==> flow/design.v <==
module UART_TX_CTRL
#(
    parameter [ 1:0] RDY       = 2'b01,
    parameter [ 1:0] LOAD      = 2'b10,
    parameter [ 1:0] SEND      = 2'b11,
    parameter [ 3:0] IDX_MAX   = 10,
    parameter [13:0] TMR_MAX   = 14'b10100010110000  
)
(
    input  wire       CLK,
    input  wire       rst,
    input  wire       send,
    input  wire [7:0] send_data,
    output wire       ready,
    output wire       UART_TX
);
reg         tx_bit;
reg  [ 1:0] tx_state;
reg  [ 9:0] tx_data;
reg  [ 3:0] index;
reg  [13:0] tx_tmr;
wire        bit_done;
always @(posedge CLK) begin : state_transition
    if (rst)
        tx_state <= RDY;
    else
    case (tx_state)
        RDY:
            if (send)
                tx_state <= LOAD;
        LOAD:
            tx_state <= SEND;
        SEND:
            if (bit_done) begin
                if (index == IDX_MAX)
                    tx_state <= RDY;
                else
                    tx_state <= LOAD;
            end
        default:  
            tx_state <= RDY;
    endcase
end
always @(posedge CLK) begin : timing
    if (rst || tx_state == RDY) begin
        tx_tmr <= 14'd0;
    end
    else begin
        if (bit_done)
            tx_tmr <= 14'd0;
        else
            tx_tmr <= tx_tmr + 1;
    end
end
always @(posedge CLK) begin : increment_index
    if (rst || tx_state == RDY)
        index <= 0;
    else if (tx_state == LOAD)
        index <= index + 1;
end
always @(posedge CLK) begin : data_latch
    if (send)
        tx_data <= {1'b1, send_data, 1'b0};
end
always @(posedge CLK) begin : bit0
    if (rst || tx_state == RDY)
        tx_bit <= 1'b1;
    else if (tx_state == LOAD)
        tx_bit <= tx_data[index];
end
assign bit_done = (tx_tmr == TMR_MAX)? 1 : 0;
assign UART_TX   = tx_bit;
assign ready     = (tx_state == RDY)? 1 : 0;
endmodule
module UART_RX_CTRL
#(
    parameter [ 2:0] WAIT_START  = 3'b001,
    parameter [ 2:0] STORE_START = 3'b010,
    parameter [ 2:0] STORE_DATA  = 3'b011,
    parameter [ 2:0] STORE_STOP  = 3'b100,
    parameter [ 2:0] STORE_LAST  = 3'b101,
    parameter [13:0] TMR_MAX     = 14'b10100010110000  
)(
    input  wire        CLK,
    input  wire        rst,
    input  wire        UART_RX,
    output reg  [ 7:0] recv_data,
    output wire        vald_data
);
reg  [ 2:0] rx_reg;
reg  [ 2:0] rx_state;
reg  [13:0] rx_tmr;
reg  [ 2:0] bit_count;
wire        sample_point;
wire        startbit_detected;
always @(posedge CLK) begin : rx_latch_n_shift
    if (rst)
        rx_reg <= 3'd0;
    else
        rx_reg <= {rx_reg[1:0], UART_RX};
end
function set_startbit_detected;
    input state, rx2, rx1;
    begin
        if (state==WAIT_START && rx2==1'b1 && rx1==1'b0)
            set_startbit_detected = 1'b1;
        else
            set_startbit_detected = 1'b0;
    end
endfunction
assign startbit_detected = set_startbit_detected(
                            rx_state,
                            rx_reg[2],
                            rx_reg[1]
                        );
always @(posedge CLK) begin : rx_timer
    if (rst) begin
        rx_tmr <= 14'd0;
    end
    else if (startbit_detected == 1'b1) begin
        rx_tmr <= 14'd0;
    end
    else begin
        if (rx_tmr == TMR_MAX)
            rx_tmr <= 14'd0;
        else
            rx_tmr <= rx_tmr + 14'd1;
    end
end
assign sample_point = (rx_tmr == 14'd0)? 1'b1 : 1'b0;
always @(posedge CLK) begin : state_transition_n_bit_count
    if (rst) begin
        rx_state  <= WAIT_START;
        bit_count <= 3'd0;
    end
    else
    case (rx_state)
        WAIT_START:
            if (startbit_detected == 1'b1) begin
                rx_state <= STORE_START;
                bit_count <= 3'd0;
            end
        STORE_START:
            if (sample_point == 1'b1) begin
                if (rx_reg[1] == 1'b0)
                    rx_state <= STORE_DATA;
                else  
                    rx_state <= WAIT_START;
            end
        STORE_DATA:
            if (sample_point == 1'b1) begin
                recv_data <= {rx_reg[1], recv_data[7:1]};
                if (bit_count == 3'd7)
                    rx_state <= STORE_STOP;
                else
                    bit_count <= bit_count + 3'd1;
            end
        STORE_STOP:
            if (sample_point == 1'b1) begin
                if (rx_reg[1] == 1'b1)
                    rx_state <= STORE_LAST;
                else  
                    rx_state <= WAIT_START;
            end
        STORE_LAST:
            rx_state <= WAIT_START;
        default:  
            rx_state <= WAIT_START;
    endcase
end
assign vald_data = (rx_state == STORE_LAST)? 1'b1 : 1'b0;
endmodule
module FIFO
#(
    parameter ADDR_WIDTH = 8,
    parameter DATA_WIDTH = 8
)
(
    input  wire                  CLK,
    input  wire                  rst,
    input  wire                  w_enable,
    input  wire                  r_enable,
    input  wire [DATA_WIDTH-1:0] w_data,
    output reg  [DATA_WIDTH-1:0] r_data,
    output reg  [ADDR_WIDTH:0]   count
);
reg [ADDR_WIDTH-1:0] w_addr;
reg [ADDR_WIDTH-1:0] r_addr;
reg [DATA_WIDTH-1:0] ram [2**ADDR_WIDTH-1:0];
always @(posedge CLK) begin : dpm
    if (w_enable)
        ram[w_addr] <= w_data;
    if (rst)
        r_data      <= 0;
    else if (r_enable)
        r_data      <= ram[r_addr];
end
always @(posedge CLK) begin : addr
    if (rst) begin
        w_addr <= 0;
        r_addr <= 0;
    end
    else begin
        if (w_enable)
            w_addr <= w_addr + 1'b1;
        if (r_enable)
            r_addr <= r_addr + 1'b1;
    end
end
always @(posedge CLK) begin : count_data
    if (rst)
        count <= 0;
    else
    case ({w_enable, r_enable})
        2'b00: count <= count;
        2'b01: count <= count - 1'b1;
        2'b10: count <= count + 1'b1;
        2'b11: count <= count;
    endcase
end
endmodule
module UART
#(
    parameter [ 2:0] WAIT_ACTI      = 3'b001,
    parameter [ 2:0] SEND_CHAR      = 3'b010,
    parameter [ 2:0] RDY            = 3'b011,
    parameter [ 2:0] WAIT_RDY       = 3'b100,
    parameter [ 3:0] BTN_STR_LEN    = 4'd8,
    parameter [ 1:0] PARROT_STR_LEN = 2'd3,
    parameter        BTN            = 1'b0,
    parameter        PARROT         = 1'b1,
    parameter [13:0] BAUD_TMR_MAX   = 14'd15  
)
(
    input  wire CLK,        
    input  wire rst,        
    input  wire btn_0,      
    output wire UART_TX,    
    input  wire UART_RX     
);
reg  [ 2:0] uart_state;
wire [ 7:0] btn_str        [ 7:0];
reg  [ 3:0] str_idx;
reg         send_mode;
reg         send_char;
wire        send;
reg  [ 7:0] send_data;
wire        ready;
assign send = send_char;
wire [ 7:0] recv_data;
wire        vald_data;
wire        w_enable;
wire        r_enable;
wire [ 7:0] r_data;
wire [ 8:0] count;
assign btn_str[0] = 8'h02;  
assign btn_str[1] = 8'h41;  
assign btn_str[2] = 8'h52;  
assign btn_str[3] = 8'h54;  
assign btn_str[4] = 8'h59;  
assign btn_str[5] = 8'h0D;  
assign btn_str[6] = 8'h0A;  
assign btn_str[7] = 8'h03;  
UART_TX_CTRL #(.TMR_MAX(BAUD_TMR_MAX)) uart_tx_ctrl (
    CLK,
    rst,
    send,
    send_data,
    ready,
    UART_TX
);
UART_RX_CTRL #(.TMR_MAX(BAUD_TMR_MAX)) uart_rx_ctrl (
    CLK,
    rst,
    UART_RX,
    recv_data,
    vald_data
);
assign w_enable = (vald_data == 1'b1 && count < 2**8);
assign r_enable = (count > 0 && uart_state == WAIT_ACTI)? 1 : 0;
FIFO fifo (
    CLK,
    rst,
    w_enable,
    r_enable,
    recv_data,  
    r_data,
    count
);
always @(posedge CLK) begin : state_transition
    if (rst) begin
        uart_state <= WAIT_ACTI;
        send_mode  <= BTN;
    end
    else
    case (uart_state)
        WAIT_ACTI:
            if (r_enable) begin
                uart_state <= SEND_CHAR;
                send_mode  <= PARROT;
            end
            else if (btn_0 == 1'b1) begin
                uart_state <= SEND_CHAR;
                send_mode  <= BTN;
            end
        SEND_CHAR:
            uart_state <= RDY;
        RDY:
            uart_state <= WAIT_RDY;
        WAIT_RDY:
            if (ready == 1'b1) begin
                case (send_mode)
                    PARROT: begin
                        uart_state <= WAIT_ACTI;
                    end
                    BTN: begin
                        if (str_idx == BTN_STR_LEN)
                            uart_state <= WAIT_ACTI;
                        else
                            uart_state <= SEND_CHAR;
                    end
                endcase
            end
        default:  
            uart_state <= WAIT_ACTI;
    endcase
end
always @(posedge CLK) begin : inc_idx
    if (rst || uart_state == WAIT_ACTI)
        str_idx <= 0;
    else if (uart_state == SEND_CHAR)
        str_idx <= str_idx + 1;
end
always @(posedge CLK) begin : char_load
    if (rst) begin
        send_char <= 1'b0;
        send_data <= 0;
    end
    else if (uart_state == SEND_CHAR) begin
        send_char <= 1'b1;
        if (send_mode == PARROT)
            send_data <= r_data;
        else if (send_mode == BTN)
            send_data <= btn_str[str_idx[2:0]];
    end
    else begin
        send_char <= 1'b0;
    end
end
endmodule
Tool chain data of UART. Tool output for the design above before and after an edit, in the order of the flow. Lines under "original" count in the file above, lines under "edited" in the edited file. "difference": "edited" minus "original" as printed here. "rel. change": 100 x difference / "original". Operators carry their Yosys type and port widths (W data, S select, Z words). The mark -- stands for no value.

Top module: UART. Clock input: CLK. Cell library: sky130hd. Corner: tt_025C_1v80.

Diff. Unified diff, file above to edited file. This change comes from a script, not from a designer. The edited design behaves differently; no optimisation was intended.

```diff
@@ -122,5 +122,5 @@
     end
     else begin
-        if (rx_tmr == TMR_MAX)
+        if (rx_tmr != TMR_MAX)
             rx_tmr <= 14'd0;
         else
```

After elaboration. Source: Yosys, flattened and elaborated, memories not mapped. Widths are those after wreduce. Registers that Yosys merges into a memory's read port (data or address) are not register bits. Print and check cells do not count. Equal cells are merged and count once. Memory sizes are those after Yosys's memory passes, which may raise the word count (mostly to a power of two), join words into wider ones and drop unused or constant bits.

Operators by class: add/subtract/negate cells (original 9, edited 9, difference 0, rel. change 0.00%); $lt $le $gt $ge (original 2, edited 2, difference 0, rel. change 0.00%); eq/ne operators (original 37, edited 37, difference 0, rel. change 0.00%); shift operators (original 1, edited 1, difference 0, rel. change 0.00%); muxes and demuxes (original 37, edited 37, difference 0, rel. change 0.00%); bitwise logic cells (original 3, edited 3, difference 0, rel. change 0.00%); reductions and logical operators (original 20, edited 20, difference 0, rel. change 0.00%).

Operator list: $eq A14 B4 Y1 const B (original 2, edited 1, difference -1, rel. change -50.00%); $ne A14 B4 Y1 const B (original 0, edited 1, difference +1); $mux W3 (original 12, edited 12, difference 0, rel. change 0.00%); $mux W1 (original 10, edited 10, difference 0, rel. change 0.00%); $eq A3 B3 Y1 const B (original 8, edited 8, difference 0, rel. change 0.00%); $ne A2 B1 Y1 const B (original 7, edited 7, difference 0, rel. change 0.00%); $eq A3 B2 Y1 const B (original 6, edited 6, difference 0, rel. change 0.00%); $mux W2 (original 5, edited 5, difference 0, rel. change 0.00%); $eq A2 B2 Y1 const B (original 4, edited 4, difference 0, rel. change 0.00%); $logic_and A1 B1 Y1 (original 4, edited 4, difference 0, rel. change 0.00%); $eq A3 B1 Y1 const B (original 3, edited 3, difference 0, rel. change 0.00%); $mux W8 (original 3, edited 3, difference 0, rel. change 0.00%); $not A1 Y1 (original 3, edited 3, difference 0, rel. change 0.00%); $reduce_and A2 Y1 (original 3, edited 3, difference 0, rel. change 0.00%); $add A14 B1 Y14 const B (original 2, edited 2, difference 0, rel. change 0.00%); $add A4 B1 Y4 const B (original 2, edited 2, difference 0, rel. change 0.00%); $add A8 B1 Y8 const B (original 2, edited 2, difference 0, rel. change 0.00%); $eq A2 B1 Y1 const B (original 2, edited 2, difference 0, rel. change 0.00%); $eq A4 B4 Y1 const B (original 2, edited 2, difference 0, rel. change 0.00%); $logic_or A1 B1 Y1 (original 2, edited 2, difference 0, rel. change 0.00%); $ne A2 B2 Y1 const B (original 2, edited 2, difference 0, rel. change 0.00%); $pmux W3 S2 (original 2, edited 2, difference 0, rel. change 0.00%); $pmux W3 S4 (original 2, edited 2, difference 0, rel. change 0.00%); $reduce_bool A2 Y1 (original 2, edited 2, difference 0, rel. change 0.00%); $reduce_or A2 Y1 (original 2, edited 2, difference 0, rel. change 0.00%); $add A3 B1 Y3 const B (original 1, edited 1, difference 0, rel. change 0.00%); $add A9 B1 Y9 const B (original 1, edited 1, difference 0, rel. change 0.00%); $gt A9 B1 Y1 const B (original 1, edited 1, difference 0, rel. change 0.00%).

Not every row of either side is listed.

Storage and ports: register bits (original 102, edited 102, difference 0, rel. change 0.00%); bits in writable memories (original 2048, edited 2048, difference 0, rel. change 0.00%); clocked read ports x word width (original 8, edited 8, difference 0, rel. change 0.00%); memories kept (original 1, edited 1, difference 0, rel. change 0.00%); input port bits (original 4, edited 4, difference 0, rel. change 0.00%); output and inout bits (original 1, edited 1, difference 0, rel. change 0.00%); word-level cells (original 128, edited 128, difference 0, rel. change 0.00%).

Memory list: shape (words x width / read and write ports) (original fifo.ram 256x8 r1 w1, edited fifo.ram 256x8 r1 w1).

Depth. Longest topological path by Yosys (ltp), each cell counted once; first at word level (registers and memories cut), then after technology mapping (sequential cells cut; the memories' decode and read muxes count).

Logic depth: word-level depth (original 5, edited 5, difference 0, rel. change 0.00%); ABC_AREA (original 0, edited 0); gate-level depth with buffers (original 13, edited 13, difference 0, rel. change 0.00%); mapped depth without buffers (original 13, edited 13, difference 0, rel. change 0.00%).

Synthesis result. Source: synth_stat.txt of the flow (Yosys; design flattened, memories mapped). It holds for the ABC_AREA given above (unset counts as 0); a run with the other value may have another netlist.

Cell types: sky130_fd_sc_hd__nand2_1 (original 124, edited 85, difference -39, rel. change -31.45%); sky130_fd_sc_hd__mux2i_1 (original 156, edited 181, difference +25, rel. change +16.03%); sky130_fd_sc_hd__buf_2 (original 50, edited 75, difference +25, rel. change +50.00%); sky130_fd_sc_hd__clkbuf_1 (original 107, edited 91, difference -16, rel. change -14.95%); sky130_fd_sc_hd__nor2_1 (original 369, edited 355, difference -14, rel. change -3.79%); sky130_fd_sc_hd__nor3_1 (original 31, edited 18, difference -13, rel. change -41.94%); sky130_fd_sc_hd__a21oi_1 (original 85, edited 74, difference -11, rel. change -12.94%); sky130_fd_sc_hd__buf_1 (original 27, edited 17, difference -10, rel. change -37.04%); sky130_fd_sc_hd__o22ai_1 (original 34, edited 26, difference -8, rel. change -23.53%); sky130_fd_sc_hd__and3_1 (original 6, edited 13, difference +7, rel. change +116.67%); sky130_fd_sc_hd__o211ai_1 (original 5, edited 12, difference +7, rel. change +140.00%); sky130_fd_sc_hd__xnor2_1 (original 21, edited 15, difference -6, rel. change -28.57%); sky130_fd_sc_hd__o21ai_1 (original 10, edited 4, difference -6, rel. change -60.00%); sky130_fd_sc_hd__a21o_1 (original 6, edited 12, difference +6, rel. change +100.00%); sky130_fd_sc_hd__mux4_2 (original 503, edited 498, difference -5, rel. change -0.99%); sky130_fd_sc_hd__nor2b_1 (original 27, edited 32, difference +5, rel. change +18.52%); sky130_fd_sc_hd__o221ai_1 (original 26, edited 21, difference -5, rel. change -19.23%); sky130_fd_sc_hd__buf_4 (original 23, edited 27, difference +4, rel. change +17.39%).

Not every row of either side is listed.

Synthesis totals: standard cells after synthesis (original 4213, edited 4167, difference -46, rel. change -1.09%); mapped area (µm²) (original 84476.0, edited 84519.8, difference +43.8, rel. change +0.05%); sequential part of the area (µm²) (original 63901.3, edited 63901.3, difference 0.0, rel. change 0.00%); mapped flip-flops (original 2160, edited 2160, difference 0, rel. change 0.00%); buffers (original 245, edited 249, difference +4, rel. change +1.63%).

The figures by module come from a second, unflattened synthesis with its own total; it is not the netlist above.

Second synthesis, totals: cells (unflattened synthesis) (original 4435, edited 4386, difference -49, rel. change -1.10%); area total of the unflattened synthesis (µm²) (original 84967.7, edited 84731.3, difference -236.4, rel. change -0.28%).

Rows give one instance, submodules left out.

Modules, original: FIFO (instances 1, cells 4072, area 81479.4 µm², sequential area 62159.6 µm²); UART_RX_CTRL (TMR_MAX=15) (instances 1, cells 136, area 1360.1 µm², sequential area 700.7 µm²); UART_TX_CTRL (TMR_MAX=15) (instances 1, cells 127, area 1252.5 µm², sequential area 680.7 µm²); UART (instances 1, cells 100, area 875.8 µm², sequential area 360.3 µm²).

Modules, edited: FIFO (instances 1, cells 4072, area 81479.4 µm², sequential area 62159.6 µm²); UART_TX_CTRL (TMR_MAX=15) (instances 1, cells 127, area 1252.5 µm², sequential area 680.7 µm²); UART_RX_CTRL (TMR_MAX=15) (instances 1, cells 87, area 1123.6 µm², sequential area 700.7 µm²); UART (instances 1, cells 100, area 875.8 µm², sequential area 360.3 µm²).

Timing after synthesis. Source: OpenSTA report_checks on the synthesized netlist (no wires, ideal clock, input and output delay 20% of the period each), path of least setup slack; recovery checks are left aside. Register names are those of the netlist, which keeps one name where synthesis merged equal registers.

Timing after synthesis: path kind (original reg2reg, edited reg2reg); start (original register uart_rx_ctrl.recv_data[1], edited register uart_rx_ctrl.recv_data[1]); end (original memory fifo.ram[0][1], edited memory fifo.ram[0][1]); period (ns) (original 10.0, edited 10.0, difference 0.0, rel. change 0.00%); library setup time (ns) (original 0.820, edited 0.820, difference 0.000); time at the first pin (ns) (original 0.000, edited 0.000, difference 0.000); data arrival time (ns) (original 3.240, edited 3.240, difference 0.000, rel. change 0.00%); data required time (ns) (original 9.180, edited 9.180, difference 0.000, rel. change 0.00%); path slack (ns) (original 5.940, edited 5.940, difference 0.000); delay of the path (ns) (original 4.060, edited 4.060, difference 0.000, rel. change 0.00%); stages (original 1, edited 1, difference 0, rel. change 0.00%); path buffers (original 0, edited 0, difference 0); synthesis period reached (ns) (original 4.06, edited 4.06, difference 0.00, rel. change 0.00%).

"delay of the path" is the arrival time less input delay plus setup time. "stages" counts driving pins, that of a launching flip-flop among them; a cell with two outputs on the path counts twice. "synthesis period reached" = period - worst setup slack (recovery checks aside). The figure is calculated, with input and output delays left at 20% of the set period. The rows between start and end are the longest chain of elaborated cells between them; the timing report does not say that the signal goes this way. Where chains are equally long, one stands for them. A line is the first line of the expression or statement that the cell stems from. Yosys adds cells for indexed reads and writes and turns some case tables into memories.

On the way, after synthesis, original:
Path through: sky130_fd_sc_hd__edfxtp_1. Length of the longest elaborated chain: 1. Elaborated cells between the ends (all ways): 1. Under RTL lines with such cells stands 1. Those cells by class: mux: 1.

Ends and longest elaborated chain, after synthesis, original: from (decl) (line 87) `output reg  [ 7:0] recv_data,`; from (assign) (line 152) `recv_data <= {rx_reg[1], recv_data[7:1]};`; $mux W8 (line 191) `if (w_enable)`; to (decl) (line 189) `reg [DATA_WIDTH-1:0] ram [2**ADDR_WIDTH-1:0];`.

On the way, after synthesis, edited:
Path through: sky130_fd_sc_hd__edfxtp_1. Length of the longest elaborated chain: 1. Elaborated cells between the ends (all ways): 1. Under RTL lines with such cells stands 1. Those cells by class: mux: 1.

Ends and longest elaborated chain, after synthesis, edited: from (decl) (line 87) `output reg  [ 7:0] recv_data,`; from (assign) (line 152) `recv_data <= {rx_reg[1], recv_data[7:1]};`; $mux W8 (line 191) `if (w_enable)`; to (decl) (line 189) `reg [DATA_WIDTH-1:0] ram [2**ADDR_WIDTH-1:0];`.

Path in the finished layout. Path of least setup slack in the final report of the runs of pair A (OpenROAD, finished layout, wires in). Where an end is a register, its clock arrival counts in the times.

Timing after layout: path kind (original reg2reg, edited reg2reg); start (original register fifo.r_addr[0], edited register fifo.r_addr[0]); end (original register fifo.r_data[1], edited register fifo.r_data[6]); period (ns) (original 10.0, edited 10.0, difference 0.0, rel. change 0.00%); library setup time (ns) (original 0.12, edited 0.15, difference +0.03); time at the first pin (ns) (original 0.84, edited 0.86, difference +0.02, rel. change +2.38%); data arrival time (ns) (original 5.35, edited 5.59, difference +0.24, rel. change +4.49%); data required time (ns) (original 10.73, edited 10.72, difference -0.01, rel. change -0.09%); path slack (ns) (original 5.38, edited 5.13, difference -0.25); stages (original 10, edited 9, difference -1, rel. change -10.00%); path buffers (original 2, edited 2, difference 0, rel. change 0.00%).

On the way, after layout, original:
Path through: sky130_fd_sc_hd__dfxtp_4 sky130_fd_sc_hd__buf_12 sky130_fd_sc_hd__buf_4 sky130_fd_sc_hd__mux4_2 sky130_fd_sc_hd__a22o_1 sky130_fd_sc_hd__a211o_1 sky130_fd_sc_hd__a311oi_2 sky130_fd_sc_hd__o211ai_1 sky130_fd_sc_hd__nand4_1 sky130_fd_sc_hd__o221ai_1.

Ends and longest elaborated chain, after layout, original: from (decl) (line 188) `reg [ADDR_WIDTH-1:0] r_addr;`; from (assign) (line 201) `r_addr <= 0;`; from (assign) (line 207) `r_addr <= r_addr + 1'b1;`; to (decl) (line 184) `output reg  [DATA_WIDTH-1:0] r_data,`.

original: No chain of elaborated cells between the ends is given.

On the way, after layout, edited:
Path through: sky130_fd_sc_hd__dfxtp_4 sky130_fd_sc_hd__buf_12 sky130_fd_sc_hd__buf_4 sky130_fd_sc_hd__mux4_2 sky130_fd_sc_hd__mux4_2 sky130_fd_sc_hd__a22oi_1 sky130_fd_sc_hd__o21ai_0 sky130_fd_sc_hd__nor3_1 sky130_fd_sc_hd__o21ai_1.

Ends and longest elaborated chain, after layout, edited: from (decl) (line 188) `reg [ADDR_WIDTH-1:0] r_addr;`; from (assign) (line 201) `r_addr <= 0;`; from (assign) (line 207) `r_addr <= r_addr + 1'b1;`; to (decl) (line 184) `output reg  [DATA_WIDTH-1:0] r_data,`.

edited: No chain of elaborated cells between the ends is given.

Flow runs. Runs of the flow (Yosys, OpenROAD) on both versions; the two runs of a pair have the same settings. The constraints put input and output delay at 20% of the set period each and load the outputs with 0.01 pF.

Flow settings, pair A:
Under CORE_UTILIZATION stands 40. period_ns: 10.0. The entry for CAP_MARGIN reads 20. Under CORE_MARGIN stands 2. For SLEW_MARGIN the number is 20.

Final reports, pair A: synthesis area (µm²) (original 84476.0, edited 84519.8, difference +43.8, rel. change +0.05%); area of the die (µm²) (original 214883.0, edited 214995.0, difference +112.0, rel. change +0.05%); std-cell area (final layout) (µm²) (original 94491.9, edited 94677.1, difference +185.2, rel. change +0.20%); setup slack of the critical path (ns) (original 5.379, edited 5.129, difference -0.250); worst-case hold slack (ns) (original 0.429, edited 0.430, difference +0.001); total power of the final layout (µW) (original 21575, edited 21569, difference -6, rel. change -0.03%); clock period achieved (ns) (original 4.621, edited 4.871, difference +0.250, rel. change +5.41%).

Flow settings, pair B:
CELL_PAD_IN_SITES_DETAIL_PLACEMENT: 0. The entry for CORE_ASPECT_RATIO reads 1.71. Under CORE_UTILIZATION stands 15. The figure for CTS_CLUSTER_SIZE is 86. MAX_ROUTING_LAYER: met5. MIN_ROUTING_LAYER: met1. The entry for PLACE_DENSITY_LB_ADDON reads 0.13. Under SETUP_SLACK_MARGIN stands -0.0. The entry for TNS_END_PERCENT reads 65. period_ns: 2.64. The entry for CAP_MARGIN reads 20. Under CORE_MARGIN stands 2. For SLEW_MARGIN the number is 20.

Final reports, pair B: synthesis area (µm²) (original 84476.0, edited 84519.8, difference +43.8, rel. change +0.05%); area of the die (µm²) (original 569408.0, edited 569703.0, difference +295.0, rel. change +0.05%); std-cell area (final layout) (µm²) (original 110870.0, edited 110823.0, difference -47.0, rel. change -0.04%); setup slack of the critical path (ns) (original -0.449, edited -0.415, difference +0.034); worst-case hold slack (ns) (original 0.220, edited 0.331, difference +0.111); total power of the final layout (µW) (original 91139, edited 91634, difference +495, rel. change +0.54%); clock period achieved (ns) (original 3.089, edited 3.055, difference -0.034, rel. change -1.10%).

"clock period achieved": clock period set for the run, less the worst setup slack. It is reckoned from that one timing run; input and output delays stay at 20% of the period that was set. "total power of the final layout" is the tool's figure for a default switching activity; nothing was simulated.
